==> flow/design.v <==
module PE(
    rst_n,
    in_valid,
    clk,
    up_in,
    left_in,
    right_out,
    down_out,
    result_out
);
input clk;
input rst_n;
input [7:0] up_in, left_in;
input in_valid;
output reg [7:0] right_out, down_out;
output reg [31:0] result_out;
always @(posedge clk or negedge rst_n) begin
    if(!rst_n) begin
        result_out <= 0;
        right_out <= 0;
        down_out <= 0;
    end
    else if(in_valid) begin
        result_out <= 0;
        right_out <= 0;
        down_out <= 0;
    end
    else begin
        result_out <= result_out + up_in * left_in;
        right_out <= left_in;
        down_out <= up_in;
    end
end
endmodule
module buffer (
    input clk,
    input rst_n,
    input in_valid,
    input [31:0] data_in,
    output reg [31:0] data_out
);
reg [7:0] r1_temp1;
reg [7:0] r2_temp1, r2_temp2;
reg [7:0] r3_temp1, r3_temp2, r3_temp3;
always @(posedge clk or negedge rst_n) begin
    if (!rst_n) begin
        data_out <= 32'b0;
        r1_temp1 <= 8'b0;
        r2_temp1 <= 8'b0;
        r2_temp2 <= 8'b0;
        r3_temp1 <= 8'b0;
        r3_temp2 <= 8'b0;
        r3_temp3 <= 8'b0;
    end 
    else if(in_valid) begin
        data_out <= 32'b0;
        r1_temp1 <= 8'b0;
        r2_temp1 <= 8'b0;
        r2_temp2 <= 8'b0;
        r3_temp1 <= 8'b0;
        r3_temp2 <= 8'b0;
        r3_temp3 <= 8'b0;
    end
    else begin
        r1_temp1 <= data_in[23:16];
        r2_temp1 <= r2_temp2;
        r2_temp2 <= data_in[15:8];
        r3_temp1 <= r3_temp2;
        r3_temp2 <= r3_temp3;
        r3_temp3 <= data_in[7:0];
        data_out <= {data_in[31:24], r1_temp1, r2_temp1, r3_temp1};
    end
end 
endmodule
module systolic_array(
    rst_n,
    in_valid,
    clk,
    in_a,
    in_b,
    out_c_r1,
    out_c_r2,
    out_c_r3,
    out_c_r4
);
input rst_n;
input in_valid;
input clk;
input [31:0] in_a;
input [31:0] in_b;
output [127:0] out_c_r1; 
output [127:0] out_c_r2;
output [127:0] out_c_r3;
output [127:0] out_c_r4;
wire [7:0] vertical_wire[4:0][3:0]; 
wire [7:0] horizontal_wire[3:0][4:0];  
wire [31:0] c_wire[3:0][3:0]; 
assign vertical_wire[0][0] = in_b[31:24];  
assign vertical_wire[0][1] = in_b[23:16];  
assign vertical_wire[0][2] = in_b[15:8];  
assign vertical_wire[0][3] = in_b[7:0];   
assign horizontal_wire[0][0] = in_a[31:24];  
assign horizontal_wire[1][0] = in_a[23:16];  
assign horizontal_wire[2][0] = in_a[15:8];   
assign horizontal_wire[3][0] = in_a[7:0];    
genvar i,j;
generate
    for(i=0;i<4;i=i+1) begin:ROW
        for(j=0;j<4;j=j+1) begin:COL
            PE pe(
                .rst_n(rst_n),
                .in_valid(in_valid),
                .clk(clk),
                .up_in(vertical_wire[i][j]),
                .left_in(horizontal_wire[i][j]),
                .right_out(horizontal_wire[i][j+1]),
                .down_out(vertical_wire[i+1][j]),
                .result_out(c_wire[i][j])
            );
        end
    end
endgenerate
assign out_c_r1 = {c_wire[0][0], c_wire[0][1], c_wire[0][2], c_wire[0][3]};
assign out_c_r2 = {c_wire[1][0], c_wire[1][1], c_wire[1][2], c_wire[1][3]};
assign out_c_r3 = {c_wire[2][0], c_wire[2][1], c_wire[2][2], c_wire[2][3]};
assign out_c_r4 = {c_wire[3][0], c_wire[3][1], c_wire[3][2], c_wire[3][3]};
endmodule
module TPU(
    clk,
    rst_n,
    in_valid,
    K,
    M,
    N,
    busy,
    A_wr_en,
    A_index,
    A_data_in,
    A_data_out,
    B_wr_en,
    B_index,
    B_data_in,
    B_data_out,
    C_wr_en,
    C_index,
    C_data_in,
    C_data_out
);
input clk;
input rst_n;
input            in_valid;
input [7:0]      K;
input [7:0]      M;
input [7:0]      N;
output reg       busy;
output reg          A_wr_en;
output reg [15:0]   A_index;
output     [31:0]   A_data_in;
input  [31:0]       A_data_out;
output reg          B_wr_en;
output reg [15:0]   B_index;
output     [31:0]   B_data_in;
input  [31:0]       B_data_out;
output reg          C_wr_en;
output reg [15:0]   C_index;
output reg [127:0]  C_data_in;
input  [127:0]      C_data_out;
assign A_data_in = 32'd0;
assign B_data_in = 32'd0;
reg [31:0] A_buffer_in, B_buffer_in;
reg [31:0] A_buffer_out, B_buffer_out;
wire [127:0] c_out[3:0];
buffer weight_buffer_A (
    .clk(clk),
    .rst_n(rst_n),
    .in_valid(in_valid),
    .data_in(A_buffer_in),
    .data_out(A_buffer_out)
);
buffer input_buffer_B (
    .clk(clk),
    .rst_n(rst_n),
    .in_valid(in_valid),
    .data_in(B_buffer_in),
    .data_out(B_buffer_out)
);
reg sa_valid;
systolic_array SA (
    .rst_n(rst_n),
    .in_valid(sa_valid),
    .clk(clk),
    .in_a(A_buffer_out),
    .in_b(B_buffer_out),
    .out_c_r1(c_out[0]),
    .out_c_r2(c_out[1]),
    .out_c_r3(c_out[2]),
    .out_c_r4(c_out[3])
);
reg [7:0] M_reg, N_reg, K_reg;
reg [7:0] tile_m, tile_n, tile_k;
reg [7:0] max_tile_m, max_tile_n, max_tile_k;
wire [127:0] c_row0 = c_out[0];
wire [127:0] c_row1 = c_out[1];
wire [127:0] c_row2 = c_out[2];
wire [127:0] c_row3 = c_out[3];
integer i, j;
localparam IDLE = 3'd0;
localparam LOAD = 3'd1;
localparam CALC = 3'd2;
localparam WRITEBACK = 3'd3;
localparam DONE = 3'd4;
reg [3:0] state, next_state;
reg [7:0] load_cnt, calc_cnt, wb_cnt;
reg [15:0] A_addr, B_addr, C_addr;
always @(*) begin
    if(tile_k == max_tile_k - 1) begin
        if(tile_k * 4 + load_cnt > K_reg) begin
            A_addr = (((tile_m * K_reg) + K_reg)) ;
            B_addr = (((tile_n * K_reg) + K_reg));
        end
        else begin
            A_addr = (((tile_m * K_reg) + (tile_k * 4))) + load_cnt;
            B_addr = (((tile_n * K_reg) + (tile_k * 4))) + load_cnt;
        end
    end
    else begin
        A_addr = (((tile_m * K_reg) + (tile_k * 4))) + load_cnt;
        B_addr = (((tile_n * K_reg) + (tile_k * 4))) + load_cnt;
    end
    C_addr = ((tile_n * M_reg) + (tile_m * 4)) + wb_cnt;
end
reg [15:0] next_tile_m, next_tile_n;
always @(*) begin
    if(tile_n < max_tile_n - 1) begin
        next_tile_n = tile_n + 1;
        next_tile_m = tile_m;
    end
    else begin
        next_tile_n = 0;
        if(tile_m < max_tile_m - 1) begin
            next_tile_m = tile_m + 1;
        end
        else begin
            next_tile_m = 0;
        end
    end
end
always @(posedge clk or negedge rst_n) begin
    if(!rst_n) begin
        M_reg <= 0;
        N_reg <= 0;
        K_reg <= 0;
        max_tile_m <= 0;
        max_tile_n <= 0; 
        max_tile_k <= 0;
        tile_k <= 0;
    end
    else if(in_valid) begin
        M_reg <= M;
        N_reg <= N;
        K_reg <= K;
        max_tile_m <= (M + 3) >> 2;  
        max_tile_n <= (N + 3) >> 2; 
        max_tile_k <= (K + 3) >> 2; 
        tile_k <= 0;
    end
end
always @(*) begin
    case(state)
        IDLE: begin
            if(in_valid)
                next_state = LOAD;
            else
                next_state = IDLE;
        end
        LOAD: begin
            if(load_cnt > K_reg || tile_k * 4 + load_cnt > K_reg) 
                next_state = CALC;
            else
                next_state = LOAD;
        end
        CALC: begin
            if(calc_cnt == 7)
                next_state = WRITEBACK;    
            else
                next_state = CALC;
        end
        WRITEBACK: begin
            if(wb_cnt > 3 || tile_m * 4 + wb_cnt >= M_reg) begin
                if(tile_n < max_tile_n - 1 || tile_m < max_tile_m - 1)
                    next_state = LOAD;
                else
                    next_state = DONE;
            end
            else
                next_state = WRITEBACK;
        end
        DONE: begin
            next_state = IDLE;
        end
        default: next_state = IDLE;
    endcase
end
always @(posedge clk or negedge rst_n) begin
    if(!rst_n) begin
        busy <= 0;
        A_wr_en <= 0;
        B_wr_en <= 0;
        C_wr_en <= 0;
        A_index <= 0;
        B_index <= 0;
        C_index <= 0;
        load_cnt <= 0;
        calc_cnt <= 0;
        wb_cnt <= 0;
        sa_valid <= 0;
        tile_m <= 0;
        tile_n <= 0;
        state <= IDLE;
    end
    else begin
        state <= next_state;
        case(state)
            IDLE: begin
                if(in_valid) begin
                    busy <= 1;
                    load_cnt <= 0;
                    calc_cnt <= 0;
                    wb_cnt <= 0;
                    sa_valid <= 1;
                end
                else begin
                    busy <= 0;
                end
                A_buffer_in <= 0;
                B_buffer_in <= 0;
                C_wr_en <= 0;
            end
            LOAD: begin
                A_index <= A_addr;
                B_index <= B_addr;
                sa_valid <= 0;
                if(tile_k * 4 + load_cnt > K_reg) begin
                    A_buffer_in <= 0; 
                    B_buffer_in <= 0;
                end
                else if(load_cnt == 0) begin
                    A_buffer_in <= 0; 
                    B_buffer_in <= 0;
                end
                else begin
                    A_buffer_in <= A_data_out;
                    B_buffer_in <= B_data_out;
                end
                if(load_cnt > K_reg) begin
                    load_cnt <= 0;
                end
                else begin
                    load_cnt <= load_cnt + 1;
                end
            end
            CALC: begin
                A_buffer_in <= 0;
                B_buffer_in <= 0;
                if(calc_cnt == 7) begin
                    calc_cnt <= 0;
                end
                else begin
                    calc_cnt <= calc_cnt + 1;
                end
            end
            WRITEBACK: begin
                if(wb_cnt <= 3 && tile_m * 4 + wb_cnt < M_reg) begin
                    C_wr_en <= 1;
                    C_index <= C_addr;
                    C_data_in <= c_out[wb_cnt];
                    wb_cnt <= wb_cnt + 1;
                end
                else begin
                    C_wr_en <= 0;
                    sa_valid <= 1;
                    tile_m <= next_tile_m;
                    tile_n <= next_tile_n;
                    wb_cnt <= 0;
                end
            end
            DONE: begin
                busy <= 0;
                C_wr_en <= 0;
            end
        endcase
        if(in_valid) begin
            tile_m <= 0;
            tile_n <= 0;
        end
    end
end
endmodule
# From RTL to reports: TPU
# The steps from the RTL of TPU to its reports follow in flow order.
# Lines are those of the file above, counted from 1.
design:
  top: "TPU"
  clk_port: "clk"
  lib: "sky130hd"
  lib_corner: "tt_025C_1v80"

# Word level
# Source: Yosys, flattened and elaborated. Widths are those after wreduce. Registers that Yosys merges into a memory's read port (data or address) are not register bits. Print and check cells do not count.
classes:
  n_addsub: 34
  multipliers: 21
  compare: 8
  equal: 12
  n_mux: 94
  reduce_and_logical: 27
ops:
  columns: ["cell", "n"]
  rows:
  - ["multiplier 8 x 8 -> 16 bit", 21]
  - ["2-to-1 mux 32 bit", 22]
  - ["adder 32 x 16 -> 32 bit", 16]
  - ["case mux 128 bit (select 4 bit)", 1]
  - ["2-to-1 mux 8 bit", 49]
  - ["case mux 32 bit (select 2 bit)", 2]
  - ["adder 16 x 8 -> 16 bit", 5]
  - ["less-than comparator 8 x 32 -> 1 bit", 2]
  - ["2-to-1 mux 16 bit", 4]
  - ["case mux 8 bit (select 2 bit)", 3]
  - ["adder 8 x 1 -> 8 bit with constant B", 5]
  - [">= comparator 32 x 8 -> 1 bit", 1]
  - ["logical NOT 32 bit", 1]
  - ["subtractor 8 x 1 -> 9 bit with constant B", 3]
  - ["adder 8 x 2 -> 9 bit with constant B", 3]
  - ["adder 16 x 10 -> 16 bit", 1]
  - ["> comparator 8 bit", 2]
  - ["nonzero test 2 bit", 7]
  - ["AND reduction 2 bit", 6]
  - ["case mux 3 bit (select 4 bit)", 1]
  - ["adder 10 x 8 -> 11 bit", 1]
  - ["less-than comparator 11 x 8 -> 1 bit", 1]
  - ["AND reduction 3 bit", 3]
  - ["!= test 2 bit with constant B", 4]
  - ["> comparator 8 x 2 -> 1 bit with constant B", 1]
  - ["<= comparator 8 x 2 -> 1 bit with constant B", 1]
  - ["equality test 8 x 3 -> 1 bit with constant B", 1]
  - ["logical NOT 8 bit", 1]
# Not listed: further kinds 16, cells in them 28.
word_totals:
  ff_bits: 1190
  in_bits: 219
  output_inout_bits: 244

# Depth
# Depth = most cells in a row (Yosys ltp): at word level without a register or memory, in the mapped netlist without a sequential cell, where the memories' decode and read muxes count.
logic_depth:
  word_depth: 7
  ABC_AREA: 1
  mapped_depth: 24
  mapped_depth_nobuf: 23

# After synthesis
# Yosys stat after the flow's synthesis: flattened, memories mapped to cells. It holds for the ABC_AREA given above (unset counts as 0); a run with the other value may have another netlist.
# The area totals of this step are shown rounded.
by_type:
  columns: ["cell_type", "n", "type_area_um2"]
  rows:
  - ["sky130_fd_sc_hd__dfrtp_1", 996, 2.49E+04]
  - ["sky130_fd_sc_hd__fa_1", 986, 1.97E+04]
  - ["sky130_fd_sc_hd__inv_1", 3608, 1.35E+04]
  - ["sky130_fd_sc_hd__ha_1", 851, 1.06E+04]
  - ["sky130_fd_sc_hd__nand2_1", 2639, 9905.75]
  - ["sky130_fd_sc_hd__edfxtp_1", 192, 5765.53]
  - ["sky130_fd_sc_hd__nor2_1", 1231, 4.62E+03]
  - ["sky130_fd_sc_hd__a21oi_1", 668, 3.34E+03]
  - ["sky130_fd_sc_hd__nand3_1", 411, 2.06E+03]
  - ["sky130_fd_sc_hd__o21ai_0", 326, 1.63E+03]
  - ["sky130_fd_sc_hd__clkbuf_1", 417, 1.57E+03]
  - ["sky130_fd_sc_hd__xnor2_1", 86, 753.222]
  - ["sky130_fd_sc_hd__o21ai_1", 123, 615.59]
  - ["sky130_fd_sc_hd__xor2_1", 68, 595.571]
  - ["sky130_fd_sc_hd__a211oi_1", 79, 593.069]
  - ["sky130_fd_sc_hd__o22ai_1", 94, 588.064]
  - ["sky130_fd_sc_hd__nand4_1", 90, 563.04]
  - ["sky130_fd_sc_hd__buf_4", 70, 525.504]
# Not listed: further types 41, cells in them 560.
synth_totals:
  stdcells: 13495
  yosys_area_um2: 105800
  ffs: 1189
  buf_cells: 569

# Worst setup path after synthesis
# OpenSTA on the mapped netlist: ideal clock, no wires. The path of least setup slack (recovery checks aside). Input and output delay are each 20% of the period. Register names are those of the netlist, which keeps one name where synthesis merged equal registers.
synth_timing:
  path_kind: "flip-flop to flip-flop"
  start: "register tile_m[0]"
  end: "register C_data_in[0]"
  clock_period_ns: 6.5
  launch_ns: 0.000
  arrival_time_ns: 7.878
  required_ns: 5.881
  setup_slack_ns: -1.996
  path_delay_ns: 8.497
  path_stages: 15
  n_path_buf: 1
  period_less_setup_slack_ns: 8.496
# "path_delay_ns" = arrival - input delay + setup time.
# "path_stages": output pins that drive a net of the path, with the launching flip-flop's if there is one; two outputs of one cell count as two.
# "period_less_setup_slack_ns" = period - worst setup slack (recovery checks aside). The figure is calculated, with input and output delays left at 20% of the set period.
# The rows between start and end are the longest chain of elaborated cells between them; the timing report does not say that the signal goes this way. Where chains are equally long, one stands for them.
# Each line given opens the expression or statement behind the cell; cells for indexed reads and writes are added by Yosys, which also makes memories of some case tables.
# At most two assigning lines are given for a register; there are more.
synth_via:
  cell_sequence: "sky130_fd_sc_hd__dfrtp_1 > sky130_fd_sc_hd__ha_1 > sky130_fd_sc_hd__fa_1 > sky130_fd_sc_hd__nand3_1 > sky130_fd_sc_hd__nand3_1 > sky130_fd_sc_hd__xor2_1 > sky130_fd_sc_hd__ha_1 > sky130_fd_sc_hd__nand2_1 > sky130_fd_sc_hd__inv_1 > sky130_fd_sc_hd__a21oi_1 > sky130_fd_sc_hd__nand3_1 > sky130_fd_sc_hd__nand2_1 > sky130_fd_sc_hd__nand4_4 > sky130_fd_sc_hd__buf_6 > sky130_fd_sc_hd__nor2_1"
  elab_chain_cells: 4
synth_rtl:
  columns: ["element", "line_no", "source"]
  rows:
  - ["from (decl)", 200, "reg [7:0] tile_m, tile_n, tile_k;"]
  - ["from (assign)", 317, "tile_m <= 0;"]
  - ["from (assign)", 382, "tile_m <= next_tile_m;"]
  - ["adder 10 x 8 -> 11 bit", 373, "if(wb_cnt <= 3 && tile_m * 4 + wb_cnt < M_reg) begin"]
  - ["less-than comparator 11 x 8 -> 1 bit", 373, null]
  - ["logical AND 1 bit", 373, null]
  - ["AND reduction 3 bit", null, null]
  - ["to (assign)", 376, "C_data_in <= c_out[wb_cnt];"]
  - ["to (decl)", 166, "output reg [127:0]  C_data_in;"]

# Timing after layout
# Path of least setup slack in the final report of run 1 (OpenROAD, finished layout, wires in). Where an end is a register, its clock arrival counts in the times.
layout_timing:
  path_kind: "flip-flop to flip-flop"
  start: "register input_buffer_B.data_out[15]"
  end: "register SA.ROW[0].COL[2].pe.result_out[26]"
  clock_period_ns: 5.36
  launch_ns: 0.87
  arrival_time_ns: 5.92
  required_ns: 6.06
  setup_slack_ns: 0.14
  path_stages: 21
  n_path_buf: 1
# The rows between start and end are the longest chain of elaborated cells between them; the timing report does not say that the signal goes this way. Where chains are equally long, one stands for them.
# At most two assigning lines are given for a register; there are more.
layout_via:
  cell_sequence: "sky130_fd_sc_hd__dfrtp_1 > sky130_fd_sc_hd__clkbuf_1 > sky130_fd_sc_hd__nand2_1 > sky130_fd_sc_hd__fa_1 > sky130_fd_sc_hd__inv_1 > sky130_fd_sc_hd__fa_1 > sky130_fd_sc_hd__fa_1 > sky130_fd_sc_hd__inv_1 > sky130_fd_sc_hd__fa_1 > sky130_fd_sc_hd__inv_1 > sky130_fd_sc_hd__ha_1 > sky130_fd_sc_hd__a21oi_1 > sky130_fd_sc_hd__nor2_1 > sky130_fd_sc_hd__nor2_1 > sky130_fd_sc_hd__nand2_1 > sky130_fd_sc_hd__nand2_1 > sky130_fd_sc_hd__nand2_2 > sky130_fd_sc_hd__nand2_1 > sky130_fd_sc_hd__nor2_1 > sky130_fd_sc_hd__nor2_1 > sky130_fd_sc_hd__nor2_1"
  elab_chain_cells: 3
layout_rtl:
  columns: ["element", "line_no", "source"]
  rows:
  - ["from (decl)", 40, "output reg [31:0] data_out"]
  - ["from (assign)", 47, "data_out <= 32'b0;"]
  - ["from (assign)", 71, "data_out <= {data_in[31:24], r1_temp1, r2_temp1, r3_temp1};"]
  - ["multiplier 8 x 8 -> 16 bit", 29, "result_out <= result_out + up_in * left_in;"]
  - ["adder 32 x 16 -> 32 bit", 29, null]
  - ["2-to-1 mux 32 bit", 23, "else if(in_valid) begin"]
  - ["to (assign)", 24, "result_out <= 0;"]
  - ["to (assign)", 29, null]
  - ["to (decl)", 16, "output reg [31:0] result_out;"]

==> results <==
Measured data: module TPU, platform sky130hd, 2 stored runs of the flow under differing settings, order arbitrary. Input and output delays are each 20% of the period that was set; the output load is 0.01 pF.
"achieved_period_ns": clock period set for the run, less the worst setup slack. It is reckoned from that one timing run; input and output delays stay at 20% of the period that was set.
By "worst_setup_path_time_ns" is meant the share of the clock period that the worst setup path is allowed (20% is reserved at inputs, 20% at outputs), minus its slack. Clock arrival times at its registers enter into it.
By "power.total_uw" is meant OpenSTA's value without simulated activity: inputs other than the clock are taken to toggle once in ten clock periods, and the tool carries that through the logic.
Results are given in rounded form.

--- run 1 ---
==> flow/run.sh <==
#!/bin/bash
# the make line also repeats the synthesis and layout settings of config.mk as NAME=value (left out here)
make -C /OpenROAD-flow-scripts/flow DESIGN_CONFIG=/design/flow/config.mk WORK_HOME=/design/flow/orfs CLKGATE_MAP_FILE= finish
==> flow/config.mk <==
export PLATFORM = sky130hd
export DESIGN_NAME = TPU
export DESIGN_NICKNAME = TPU
export VERILOG_FILES = /design/flow/design.v
export SDC_FILE = /design/flow/constraint.sdc
export NUM_CORES = 4
export LEC_CHECK = 0
export ABC_AREA = 1
export CAP_MARGIN = 25
export CELL_PAD_IN_SITES_GLOBAL_PLACEMENT = 2
export CORE_ASPECT_RATIO = 0.76
export CORE_MARGIN = 2
export CORE_UTILIZATION = 47
export GPL_ROUTABILITY_DRIVEN = 0
export GPL_TIMING_DRIVEN = 0
export MAX_ROUTING_LAYER = met5
export MIN_ROUTING_LAYER = met1
export PLACE_DENSITY_LB_ADDON = 0.14
export SLEW_MARGIN = 5
export TNS_END_PERCENT = 25
==> flow/constraint.sdc <==
create_clock -name core_clock -period 5.36 [get_ports {clk}]
set_input_delay 1.0720 -clock core_clock [delete_from_list [all_inputs] [get_ports {clk}]]
set_output_delay 1.0720 -clock core_clock [all_outputs]
set_load 0.01 [all_outputs]

==> results, as YAML <==
results:
  achieved_period_ns: 5.217
  finalCellArea_um2: 118000
  post_synth_area_um2: 105800
  power.total_uw: 39220
  worst_setup_path_time_ns: 5.22
  path_kind: "flip-flop to flip-flop"
  timing.setup.ws_ns: 0.143
  dieArea_um2: 228900

--- run 2 ---
==> flow/run.sh <==
#!/bin/bash
# the make line also repeats the synthesis and layout settings of config.mk as NAME=value (left out here)
make -C /OpenROAD-flow-scripts/flow DESIGN_CONFIG=/design/flow/config.mk WORK_HOME=/design/flow/orfs CLKGATE_MAP_FILE= finish
==> flow/config.mk <==
export PLATFORM = sky130hd
export DESIGN_NAME = TPU
export DESIGN_NICKNAME = TPU
export VERILOG_FILES = /design/flow/design.v
export SDC_FILE = /design/flow/constraint.sdc
export NUM_CORES = 4
export LEC_CHECK = 0
export ABC_AREA = 1
export CAP_MARGIN = 20
export CELL_PAD_IN_SITES_GLOBAL_PLACEMENT = 3
export CORE_ASPECT_RATIO = 1.11
export CORE_MARGIN = 3
export CORE_UTILIZATION = 40
export CTS_CLUSTER_DIAMETER = 109
export CTS_CLUSTER_SIZE = 48
export MAX_ROUTING_LAYER = met4
export PLACE_DENSITY_LB_ADDON = 0.25
export SETUP_SLACK_MARGIN = 0.7
export SLEW_MARGIN = 20
export TNS_END_PERCENT = 10
==> flow/constraint.sdc <==
create_clock -name core_clock -period 6.5 [get_ports {clk}]
set_input_delay 1.3000 -clock core_clock [delete_from_list [all_inputs] [get_ports {clk}]]
set_output_delay 1.3000 -clock core_clock [all_outputs]
set_load 0.01 [all_outputs]

==> results, as YAML <==
results:
  achieved_period_ns: 5.220
  finalCellArea_um2: 113900
  post_synth_area_um2: 105800
  power.total_uw: 27930
  worst_setup_path_time_ns: 5.22
  path_kind: "flip-flop to flip-flop"
  timing.setup.ws_ns: 1.280
  dieArea_um2: 270700
